==> flow/design.v <==
module half_addr(
    input a,
    input b,
    output sum,
    output carry  
);
assign sum = a ^ b;
assign carry = a & b;
endmodule
module full_addr(
    input a,
    input b,
    input cin,  
    output sum,
    output carry  
);
assign sum = a ^ b ^ cin;
assign carry = (a & b) | (cin & (a ^ b));
endmodule
module i4_addr(
    input  [3:0] a,           
    input  [3:0] b,           
    input        cin,         
    input        valid_in,    
    output [3:0] sum,         
    output       group_g,     
    output       group_p,     
    output       ready_out    
);
wire [3:0] g, p;
assign g = a & b;           
assign p = a | b;           
wire c1, c2, c3;
assign c1 = g[0] | (p[0] & cin);
assign c2 = g[1] | (p[1] & g[0]) | (p[1] & p[0] & cin);
assign c3 = g[2] | (p[2] & g[1]) | (p[2] & p[1] & g[0]) | (p[2] & p[1] & p[0] & cin);
assign group_g = g[3] | (p[3] & g[2]) | (p[3] & p[2] & g[1]) | (p[3] & p[2] & p[1] & g[0]);
assign group_p = p[3] & p[2] & p[1] & p[0];
assign sum[0] = a[0] ^ b[0] ^ cin;
assign sum[1] = a[1] ^ b[1] ^ c1;
assign sum[2] = a[2] ^ b[2] ^ c2;
assign sum[3] = a[3] ^ b[3] ^ c3;
reg ready_out_reg;
always @(*) begin
    if (valid_in) begin
        ready_out_reg = 1'b1;
    end else begin
        ready_out_reg = 1'b0;
    end
end
assign ready_out = ready_out_reg;
endmodule
module i8_addr(
    input  [7:0] a,           
    input  [7:0] b,           
    input        cin,         
    input        valid_in,    
    output [7:0] sum,         
    output       group_g,     
    output       group_p,     
    output       ready_out    
);
wire [3:0] a_low  = a[3:0];
wire [3:0] a_high = a[7:4];
wire [3:0] b_low  = b[3:0];
wire [3:0] b_high = b[7:4];
wire c4;                
wire g_low, p_low;      
wire g_high, p_high;    
wire ready_low, ready_high;
i4_addr cla_low(
    .a(a_low), .b(b_low), .cin(cin), .valid_in(valid_in),
    .sum(sum[3:0]), .group_g(g_low), .group_p(p_low), .ready_out(ready_low)
);
i4_addr cla_high(
    .a(a_high), .b(b_high), .cin(c4), .valid_in(valid_in),
    .sum(sum[7:4]), .group_g(g_high), .group_p(p_high), .ready_out(ready_high)
);
assign c4 = g_low | (p_low & cin);
assign group_g = g_high | (p_high & g_low);
assign group_p = p_high & p_low;
assign ready_out = ready_low & ready_high;
endmodule
module i16_add(
    input  [15:0] a,          
    input  [15:0] b,          
    input        valid_in,    
    output [15:0] sum,        
    output       carry_out,   
    output       ready_out    
);
wire [7:0] a_low  = a[7:0];   
wire [7:0] a_high = a[15:8];  
wire [7:0] b_low  = b[7:0];
wire [7:0] b_high = b[15:8];
wire c0, c8;                
wire g_low, p_low;          
wire g_high, p_high;        
wire ready_low, ready_high; 
assign c0 = 1'b0;           
i8_addr cla_low_8bit(
    .a(a_low), .b(b_low), .cin(c0), .valid_in(valid_in),
    .sum(sum[7:0]), .group_g(g_low), .group_p(p_low), .ready_out(ready_low)
);
i8_addr cla_high_8bit(
    .a(a_high), .b(b_high), .cin(c8), .valid_in(valid_in),
    .sum(sum[15:8]), .group_g(g_high), .group_p(p_high), .ready_out(ready_high)
);
assign c8 = g_low | (p_low & c0);                   
assign carry_out = g_high | (p_high & g_low) | (p_high & p_low & c0);  
assign ready_out = ready_low & ready_high;
endmodule
module i16_sub(
    input  [15:0] a,          
    input  [15:0] b,          
    input        valid_in,    
    output [15:0] diff,       
    output       borrow_out,  
    output       ready_out    
);
wire [15:0] b_neg = ~b;  
wire [7:0] a_low  = a[7:0];
wire [7:0] a_high = a[15:8];
wire [7:0] b_low  = b_neg[7:0];
wire [7:0] b_high = b_neg[15:8];
wire c0, c8;               
wire g_low, p_low;         
wire g_high, p_high;       
wire ready_low, ready_high;
wire carry_result;
assign c0 = 1'b1;           
i8_addr cla_low_8bit(
    .a(a_low), .b(b_low), .cin(c0), .valid_in(valid_in),
    .sum(diff[7:0]), .group_g(g_low), .group_p(p_low), .ready_out(ready_low)
);
i8_addr cla_high_8bit(
    .a(a_high), .b(b_high), .cin(c8), .valid_in(valid_in),
    .sum(diff[15:8]), .group_g(g_high), .group_p(p_high), .ready_out(ready_high)
);
assign c8 = g_low | (p_low & c0);
assign carry_result = g_high | (p_high & g_low) | (p_high & p_low & c0);
assign borrow_out = ~carry_result;
assign ready_out = ready_low & ready_high;
endmodule
module i16_mul(
    input signed [15:0] a,    
    input signed [15:0] b,    
    input        valid_in,
    output signed [15:0] prod,  
    output       ready_out
);
wire sign_a = a[15];
wire sign_b = b[15];
wire sign_res = sign_a ^ sign_b;
wire [15:0] abs_a = sign_a ? (~a + 1'b1) : a;
wire [15:0] abs_b = sign_b ? (~b + 1'b1) : b;
reg [15:0] abs_prod;
integer i;
always @(*) begin
    abs_prod = 16'd0;
    for(i = 0; i < 16; i = i + 1) begin
        if(abs_b[i]) begin
            abs_prod = abs_prod + (abs_a << i);
        end
    end
end
assign prod = sign_res ? (~abs_prod + 1'b1) : abs_prod;
assign ready_out = valid_in;
endmodule
module i16_div(
    input signed [15:0] a,    
    input signed [15:0] b,    
    input        valid_in,
    output signed [15:0] quot,  
    output       ready_out
);
wire sign_a = a[15];
wire sign_b = b[15];
wire sign_res = sign_a ^ sign_b;
wire [15:0] abs_a = sign_a ? (~a + 1'b1) : a;
wire [15:0] abs_b = sign_b ? (~b + 1'b1) : b;
reg [15:0] abs_quot;
reg [31:0] temp_r;  
integer i;
always @(*) begin
    temp_r = 32'd0;
    if (abs_b == 0) begin
        abs_quot = 16'hFFFF;  
    end else begin
        abs_quot = 16'd0;
        temp_r = 32'd0;
        for(i = 15; i >= 0; i = i - 1) begin
            temp_r = temp_r << 1;
            temp_r[0] = abs_a[i];  
            if(temp_r >= {16'd0, abs_b}) begin
                temp_r = temp_r - {16'd0, abs_b};
                abs_quot[i] = 1'b1;
            end
        end
    end
end
assign quot = sign_res ? (~abs_quot + 1'b1) : abs_quot;
assign ready_out = valid_in;
endmodule
module calc(
    input clk,  
    input rst_n,  
    input [7:0] num,
    input [2:0] op,
    input start,
    output reg [15:0] result,
    output reg [15:0] display_val,  
    output [2:0] led_op,  
    output reg stop
);
reg [15:0] local_result;
reg local_stop;
localparam ADD = 3'd6;
localparam SUB = 3'd5;
localparam MUL = 3'd4;
localparam DIV = 3'd1;
localparam ENT = 3'd2;
localparam CLR = 3'd3;
reg [15:0] a, b;
reg [2:0] local_op;
assign led_op = local_op;  
wire [15:0] res_add, res_sub, res_mul, res_div;
i16_add u_add(.a(a), .b(b), .valid_in(1'b1), .sum(res_add), .carry_out(), .ready_out());
i16_sub u_sub(.a(a), .b(b), .valid_in(1'b1), .diff(res_sub), .borrow_out(), .ready_out());
i16_mul u_mul(.a(a), .b(b), .valid_in(1'b1), .prod(res_mul), .ready_out());
i16_div u_div(.a(a), .b(b), .valid_in(1'b1), .quot(res_div), .ready_out());
localparam S_INPUT_A = 2'b00;
localparam S_INPUT_B = 2'b01;
reg [2:0] state;
always @(posedge clk) begin
	if (~rst_n) begin
    	local_stop <= 0;
        a <= 0;
        b <= 0;
        local_result <= 0;
        display_val <= 0;
        local_op <= 0;
        state <= S_INPUT_A;
    end else begin
        if (~start&local_stop) begin
        local_stop <= 0;
        end else if (start&~local_stop) begin
            case (state)
            S_INPUT_A: begin
                if (op == CLR) begin
                    a <= 0; b <= 0; display_val <= 0; local_result <= 0; local_op <= 0;
                end else if (op == ADD || op == SUB || op == MUL || op == DIV) begin
                    local_op <= op;
                    b <= 0;
                    state <= S_INPUT_B;
                end else if (op == 0) begin
                    a <= a * 16'd10 + {8'd0, num};
                    display_val <= a * 16'd10 + {8'd0, num};
                end
            end
            S_INPUT_B: begin
                if (op == CLR) begin
                    a <= 0; b <= 0; display_val <= 0; local_result <= 0; local_op <= 0;
                    state <= S_INPUT_A;
                end else if (op == ENT) begin
                    case (local_op)
                    ADD: begin local_result <= res_add; display_val <= res_add; end
                    SUB: begin local_result <= res_sub; display_val <= res_sub; end
                    DIV: begin local_result <= res_div; display_val <= res_div; end
                    MUL: begin local_result <= res_mul; display_val <= res_mul; end
                    endcase
                    a <= 0;
                    local_op <= 0;  
                    state <= S_INPUT_A;
                end else if (op == 0) begin
                    b <= b * 16'd10 + {8'd0, num};
                    display_val <= b * 16'd10 + {8'd0, num};
                end
            end
            endcase
            local_stop <= 1;
        end
    end
end
always @(posedge clk) begin
    result <= local_result;
    stop <= local_stop;
end
endmodule
; From RTL to reports: calc
; The steps from the RTL of calc to its reports follow in flow order.
; Line numbers count from 1 in the design file above.
; Operators carry their Yosys type and port widths (W data, S select, Z words).
; Cell names lack the library's common part.
; The mark - stands for no value.
[setup]
top_module = calc
clock = clk
lib = sky130hd
lib_corner = tt_025C_1v80

; Word level
; Yosys after proc, flatten, opt, wreduce and memory -nomap, before mapping. Memory bits, and registers merged into a memory's read port (data or address), are not among the register bits. Print and check cells are not counted. Equal cells are merged and count once.
[bits]
ff_bits = 88
latchBits = 0
ram_bits = 0
romBits = 0
clocked_rd_ports_x_width = 0
n_memories = 0
[classes]
add_sub_neg = 36
n_mul = 2
n_div = 0
cmp = 16
eq_ne = 23
n_shift = 0
muxes = 110
bitwise = 262
reduce_and_logical = 14
[ops]
columns = operator, count
row1 = $mux W31, 30
row2 = $mux W16, 35
row3 = $ge A32 B16 Y1, 15
row4 = $sub A31 B16 Y31, 14
row5 = $add A16 B16 Y16, 15
row6 = $pmux W16 S2, 4
row7 = $and A1 B1 Y1, 106
row8 = $mul A16 B3 Y15 const B, 2
row9 = $or A1 B1 Y1, 69
row10 = $add A16 B1 Y16 const B, 4
row11 = $not A16 Y16, 4
row12 = $pmux W16 S4, 1
row13 = $xor A1 B1 Y1, 62
row14 = $add A16 B8 Y16, 2
row15 = $mux W1, 32
row16 = $and A4 B4 Y4, 6
row17 = $or A4 B4 Y4, 6
row18 = $reduce_and A6 Y1, 4
row19 = $eq A3 B3 Y1 const B, 6
row20 = $ne A3 B3 Y1 const B, 6
row21 = $mux W3, 6
row22 = $sub A1 B16 Y17, 1
row23 = $ge A1 B16 Y1, 1
row24 = $logic_not A16 Y1, 1
row25 = $pmux W3 S2, 2
row26 = $eq A3 B1 Y1 const B, 3
row27 = $ne A7 B7 Y1 const B, 1
row28 = $reduce_and A7 Y1, 1
; Other operator kinds: 12; their cells: 24.

; Logic depth
; Longest topological path by Yosys (ltp), each cell counted once; first at word level (registers and memories cut), then after technology mapping (sequential cells cut; the memories' decode and read muxes count).
[logic_depth]
ltp_word = 58
abc_area = 1
depth_mapped = 343
ltp_nobuf = 304

; Netlist
; Yosys stat after the flow's synthesis: flattened, memories mapped to cells. It holds for the ABC_AREA given above (unset counts as 0); a run with the other value may have another netlist.
[synth_totals]
cells = 5539
yosys_area_um2 = 33692.3
sequential_area_um2 = 1741.7
ff_cells = 87
buf_cells = 115
[by_type]
columns = cell_type, count, type_area_um2
row1 = ha_1, 484, 6.06E+03
row2 = nand2_1, 1258, 4.72E+03
row3 = inv_1, 717, 2.69E+03
row4 = o21ai_0, 446, 2.23E+03
row5 = xor2_1, 244, 2137.05
row6 = a21oi_1, 418, 2.09E+03
row7 = nand3_1, 365, 1.83E+03
row8 = dfxtp_1, 87, 1741.67
row9 = nor2_1, 443, 1.66E+03
row10 = xnor2_1, 128, 1.12E+03
row11 = fa_1, 38, 760.73
row12 = nand4_1, 103, 644.368
row13 = nand2_2, 97, 606.832
row14 = nand3_2, 55, 550.528
row15 = o21bai_1, 58, 435.418
row16 = buf_6, 31, 349.085
row17 = or2_2, 43, 269.008
row18 = nor3_1, 53, 265.254
; Not listed: further types 55, cells in them 471.

; Timing after synthesis
; Source: OpenSTA report_checks on the synthesized netlist (no wires, ideal clock, input and output delay 20% of the period each), path of least setup slack; recovery checks are left aside. Register names are those of the netlist, which keeps one name where synthesis merged equal registers.
[synth_timing]
path_type = reg2reg
start = register b[0]
end = register display_val[14]
period_ps = 55000
setup_time_ps = 74
launch_ps = 0
t_arrival_ps = 46768
slack_ps = 8158
path_delay_ps = 46842
driving_pins = 328
n_path_buf = 43
synth_period_reached_ps = 46842
; "path_delay_ps" is the arrival time less input delay plus setup time.
; "driving_pins": output pins that drive a net of the path, with the launching flip-flop's if there is one; two outputs of one cell count as two.
; "synth_period_reached_ps" is the clock period less the worst setup slack; recovery checks do not enter. This is arithmetic on one report: input and output delays are still those of the set period (20% each).
; Between the ends stands the longest chain of elaborated cells between them, by number of cells; it is not shown to be the way that was timed. Of several equally long chains one is given.
; A line is the first line of the expression or statement that the cell stems from. Yosys adds cells for indexed reads and writes and turns some case tables into memories.
; At most two assigning lines are given for a register; there are more.
[synth_between]
cell_sequence = dfxtp_1 inv_1 ha_1 nand2_1 o21ai_1 inv_1 clkbuf_1 clkbuf_1 ha_1 nand2_1 nand2_2 inv_1 ha_1 a21oi_1 o21ai_1 a21oi_1 o21ai_0 a21oi_4 [... 292 more ...] nand4_1 o2111a_1 a21boi_0 o311ai_0 nor4_1 ha_1 nand3_1 o21ai_1 nand2_1 a21oi_1 o21ai_1 inv_1 a21oi_1 nand3b_1 o2111ai_1 a21boi_1 o211ai_1 a31oi_1
elab_chain_cells = 58
cone_cells = 163
classes_between = 34 x add/sub; 1 x mul; 16 x compare; 84 x mux; 27 x logic; 1 x reduce/logical
[synth_rtl]
columns = element, line_no
row1 = from (decl), 224  ; reg [15:0] a, b;
row2 = from (assign), 239  ; b <= 0;
row3 = from (assign), 276  ; b <= b * 16'd10 + {8'd0, num};
row4 = $not A16 Y16, 181  ; wire [15:0] abs_b = sign_b ? (~b + 1'b1) : b;
row5 = $add A16 B1 Y16, 181
row6 = $mux W16, 181
row7 = $sub A1 B16 Y17, 196  ; temp_r = temp_r - {16'd0, abs_b};
row8 = $mux W31, 195  ; if(temp_r >= {16'd0, abs_b}) begin
row9 = $mux W31, 187  ; if (abs_b == 0) begin
row10 = $ge A32 B16 Y1, 195
row11 = [... 44 more ...], -
row12 = $not A16 Y16, 202  ; assign quot = sign_res ? (~abs_quot + 1'b1) : abs_quot;
row13 = $add A16 B1 Y16, 202
row14 = $mux W16, 202
row15 = $pmux W16 S4, 266  ; case (local_op)
row16 = $mux W16, 265  ; end else if (op == ENT) begin
row17 = $mux W16, 262  ; if (op == CLR) begin
row18 = $pmux W16 S2, 248  ; case (state)
row19 = to (assign), 258  ; display_val <= a * 16'd10 + {8'd0, num};
row20 = to (assign), 267  ; ADD: begin local_result <= res_add; display_val <= res_add; end
row21 = to (decl), 212  ; output reg [15:0] display_val,

; Timing after layout
; Path of least setup slack in the final report of job 1 (OpenROAD, finished layout, wires in). Where an end is a register, its clock arrival counts in the times.
; The path's times are printed in steps of 10 ps; the period is the one set.
[layout_timing]
path_type = reg2reg
start = register a[1]
end = register display_val[14]
period_ps = 55000
setup_time_ps = 160
launch_ps = 350
t_arrival_ps = 50340
slack_ps = 4850
driving_pins = 293
n_path_buf = 4
; Between the ends stands the longest chain of elaborated cells between them, by number of cells; it is not shown to be the way that was timed. Of several equally long chains one is given.
; At most two assigning lines are given for a register; there are more.
[layout_between]
cell_sequence = dfxtp_1 nor3_1 nand3_1 nor3_1 inv_1 nor3_1 inv_1 nor3_2 nand3_1 ha_1 nor2_1 nand2_1 nor2_2 nand4_1 nor2_2 nand3_2 a21oi_1 inv_1 [... 257 more ...] nand4_1 o2111a_1 a21boi_0 o311ai_0 nor4_1 ha_1 nand3_1 o21ai_1 nand2_1 a21oi_2 o21ai_1 inv_1 nand3_1 nand3b_1 o2111ai_1 a21boi_1 o211ai_1 a31oi_1
elab_chain_cells = 58
cone_cells = 171
classes_between = 34 x add/sub; 1 x mul; 16 x compare; 86 x mux; 34 x logic
[layout_rtl]
columns = element, line_no
row1 = from (decl), 224  ; reg [15:0] a, b;
row2 = from (assign), 238  ; a <= 0;
row3 = from (assign), 257  ; a <= a * 16'd10 + {8'd0, num};
row4 = $not A16 Y16, 180  ; wire [15:0] abs_a = sign_a ? (~a + 1'b1) : a;
row5 = $add A16 B1 Y16, 180
row6 = $mux W16, 180
row7 = $sub A1 B16 Y17, 196  ; temp_r = temp_r - {16'd0, abs_b};
row8 = $mux W31, 195  ; if(temp_r >= {16'd0, abs_b}) begin
row9 = $mux W31, 187  ; if (abs_b == 0) begin
row10 = $ge A32 B16 Y1, 195
row11 = [... 44 more ...], -
row12 = $not A16 Y16, 202  ; assign quot = sign_res ? (~abs_quot + 1'b1) : abs_quot;
row13 = $add A16 B1 Y16, 202
row14 = $mux W16, 202
row15 = $pmux W16 S4, 266  ; case (local_op)
row16 = $mux W16, 265  ; end else if (op == ENT) begin
row17 = $mux W16, 262  ; if (op == CLR) begin
row18 = $pmux W16 S2, 248  ; case (state)
row19 = to (assign), 258  ; display_val <= a * 16'd10 + {8'd0, num};
row20 = to (assign), 267  ; ADD: begin local_result <= res_add; display_val <= res_add; end
row21 = to (decl), 212  ; output reg [15:0] display_val,

; Record of 4 stored runs of the RTL-to-layout flow on calc, platform sky130hd. The runs are unordered. Constraints: input delay and output delay 20% of the set period each, output load 0.01 pF.
; "period_reached_ps" means the clock period less the worst setup slack. The figure is calculated, with input and output delays left at 20% of the set period.
; "worstPathTime_ps": the worst setup path's part of the clock period (all of it between registers, 20% less for each end at a port) less its slack. A launch clock that arrives late makes it longer, a capture clock that arrives late makes it shorter.
; "worstPathTime_ps" is known to 10 ps.

[job 1: settings]
ABC_AREA = 1
CAP_MARGIN = 20
CELL_PAD_IN_SITES_DETAIL_PLACEMENT = 2
CELL_PAD_IN_SITES_GLOBAL_PLACEMENT = 3
CTS_CLUSTER_DIAMETER = 84
GPL_ROUTABILITY_DRIVEN = 0
HOLD_SLACK_MARGIN = 0.03
PLACE_DENSITY = 0.38
period_ns = 55.0
CORE_MARGIN = 2
CORE_UTILIZATION = 40
SLEW_MARGIN = 20
[job 1: results]
period_reached_ps = 50146
final_setup_ws_ps = 4854
finalUtil_frac = 0.427
synth_area_um2 = 33692.3
cell_area_final_um2 = 35674.2
timing.setup.tns_ps = 0
worst_hold_slack_ps = 356
die_um2 = 86568.4
worstPathTime_ps = 50150
worst_path_kind = reg2reg

[job 2: settings]
CELL_PAD_IN_SITES_DETAIL_PLACEMENT = 1
CELL_PAD_IN_SITES_GLOBAL_PLACEMENT = 3
CORE_UTILIZATION = 40
MAX_ROUTING_LAYER = met5
MIN_ROUTING_LAYER = met2
PLACE_DENSITY = 0.6
period_ns = 70.1
CAP_MARGIN = 20
CORE_MARGIN = 2
SLEW_MARGIN = 20
[job 2: results]
cell_area_final_um2 = 34947.3
period_reached_ps = 63894
worst_hold_slack_ps = 357
timing.setup.tns_ps = 0
die_um2 = 83685.8
worstPathTime_ps = 63890
worst_path_kind = reg2reg
final_setup_ws_ps = 6206
synth_area_um2 = 32555.0
finalUtil_frac = 0.434

[job 3: settings]
ABC_AREA = 1
CAP_MARGIN = 15
CELL_PAD_IN_SITES_GLOBAL_PLACEMENT = 1
CORE_ASPECT_RATIO = 1.36
CORE_UTILIZATION = 18
CTS_CLUSTER_DIAMETER = 341
GPL_TIMING_DRIVEN = 0
PLACE_DENSITY_LB_ADDON = 0.12
period_ns = 59.8
CORE_MARGIN = 2
SLEW_MARGIN = 20
[job 3: results]
worstPathTime_ps = 54230
worst_path_kind = reg2reg
timing.setup.tns_ps = 0
die_um2 = 190695.0
final_setup_ws_ps = 5573
worst_hold_slack_ps = 349
cell_area_final_um2 = 38323.0
finalUtil_frac = 0.206
synth_area_um2 = 33692.3
period_reached_ps = 54227

[job 4: settings]
ABC_AREA = 1
CAP_MARGIN = 15
CELL_PAD_IN_SITES_GLOBAL_PLACEMENT = 3
CORE_UTILIZATION = 58
GPL_ROUTABILITY_DRIVEN = 1
HOLD_SLACK_MARGIN = 0.21
MAX_ROUTING_LAYER = met5
PLACE_DENSITY_LB_ADDON = 0.06
SETUP_SLACK_MARGIN = 5.0
SLEW_MARGIN = 25
period_ns = 40.7
CORE_MARGIN = 2
[job 4: results]
outcome = incomplete, placement halted on FLW-0024
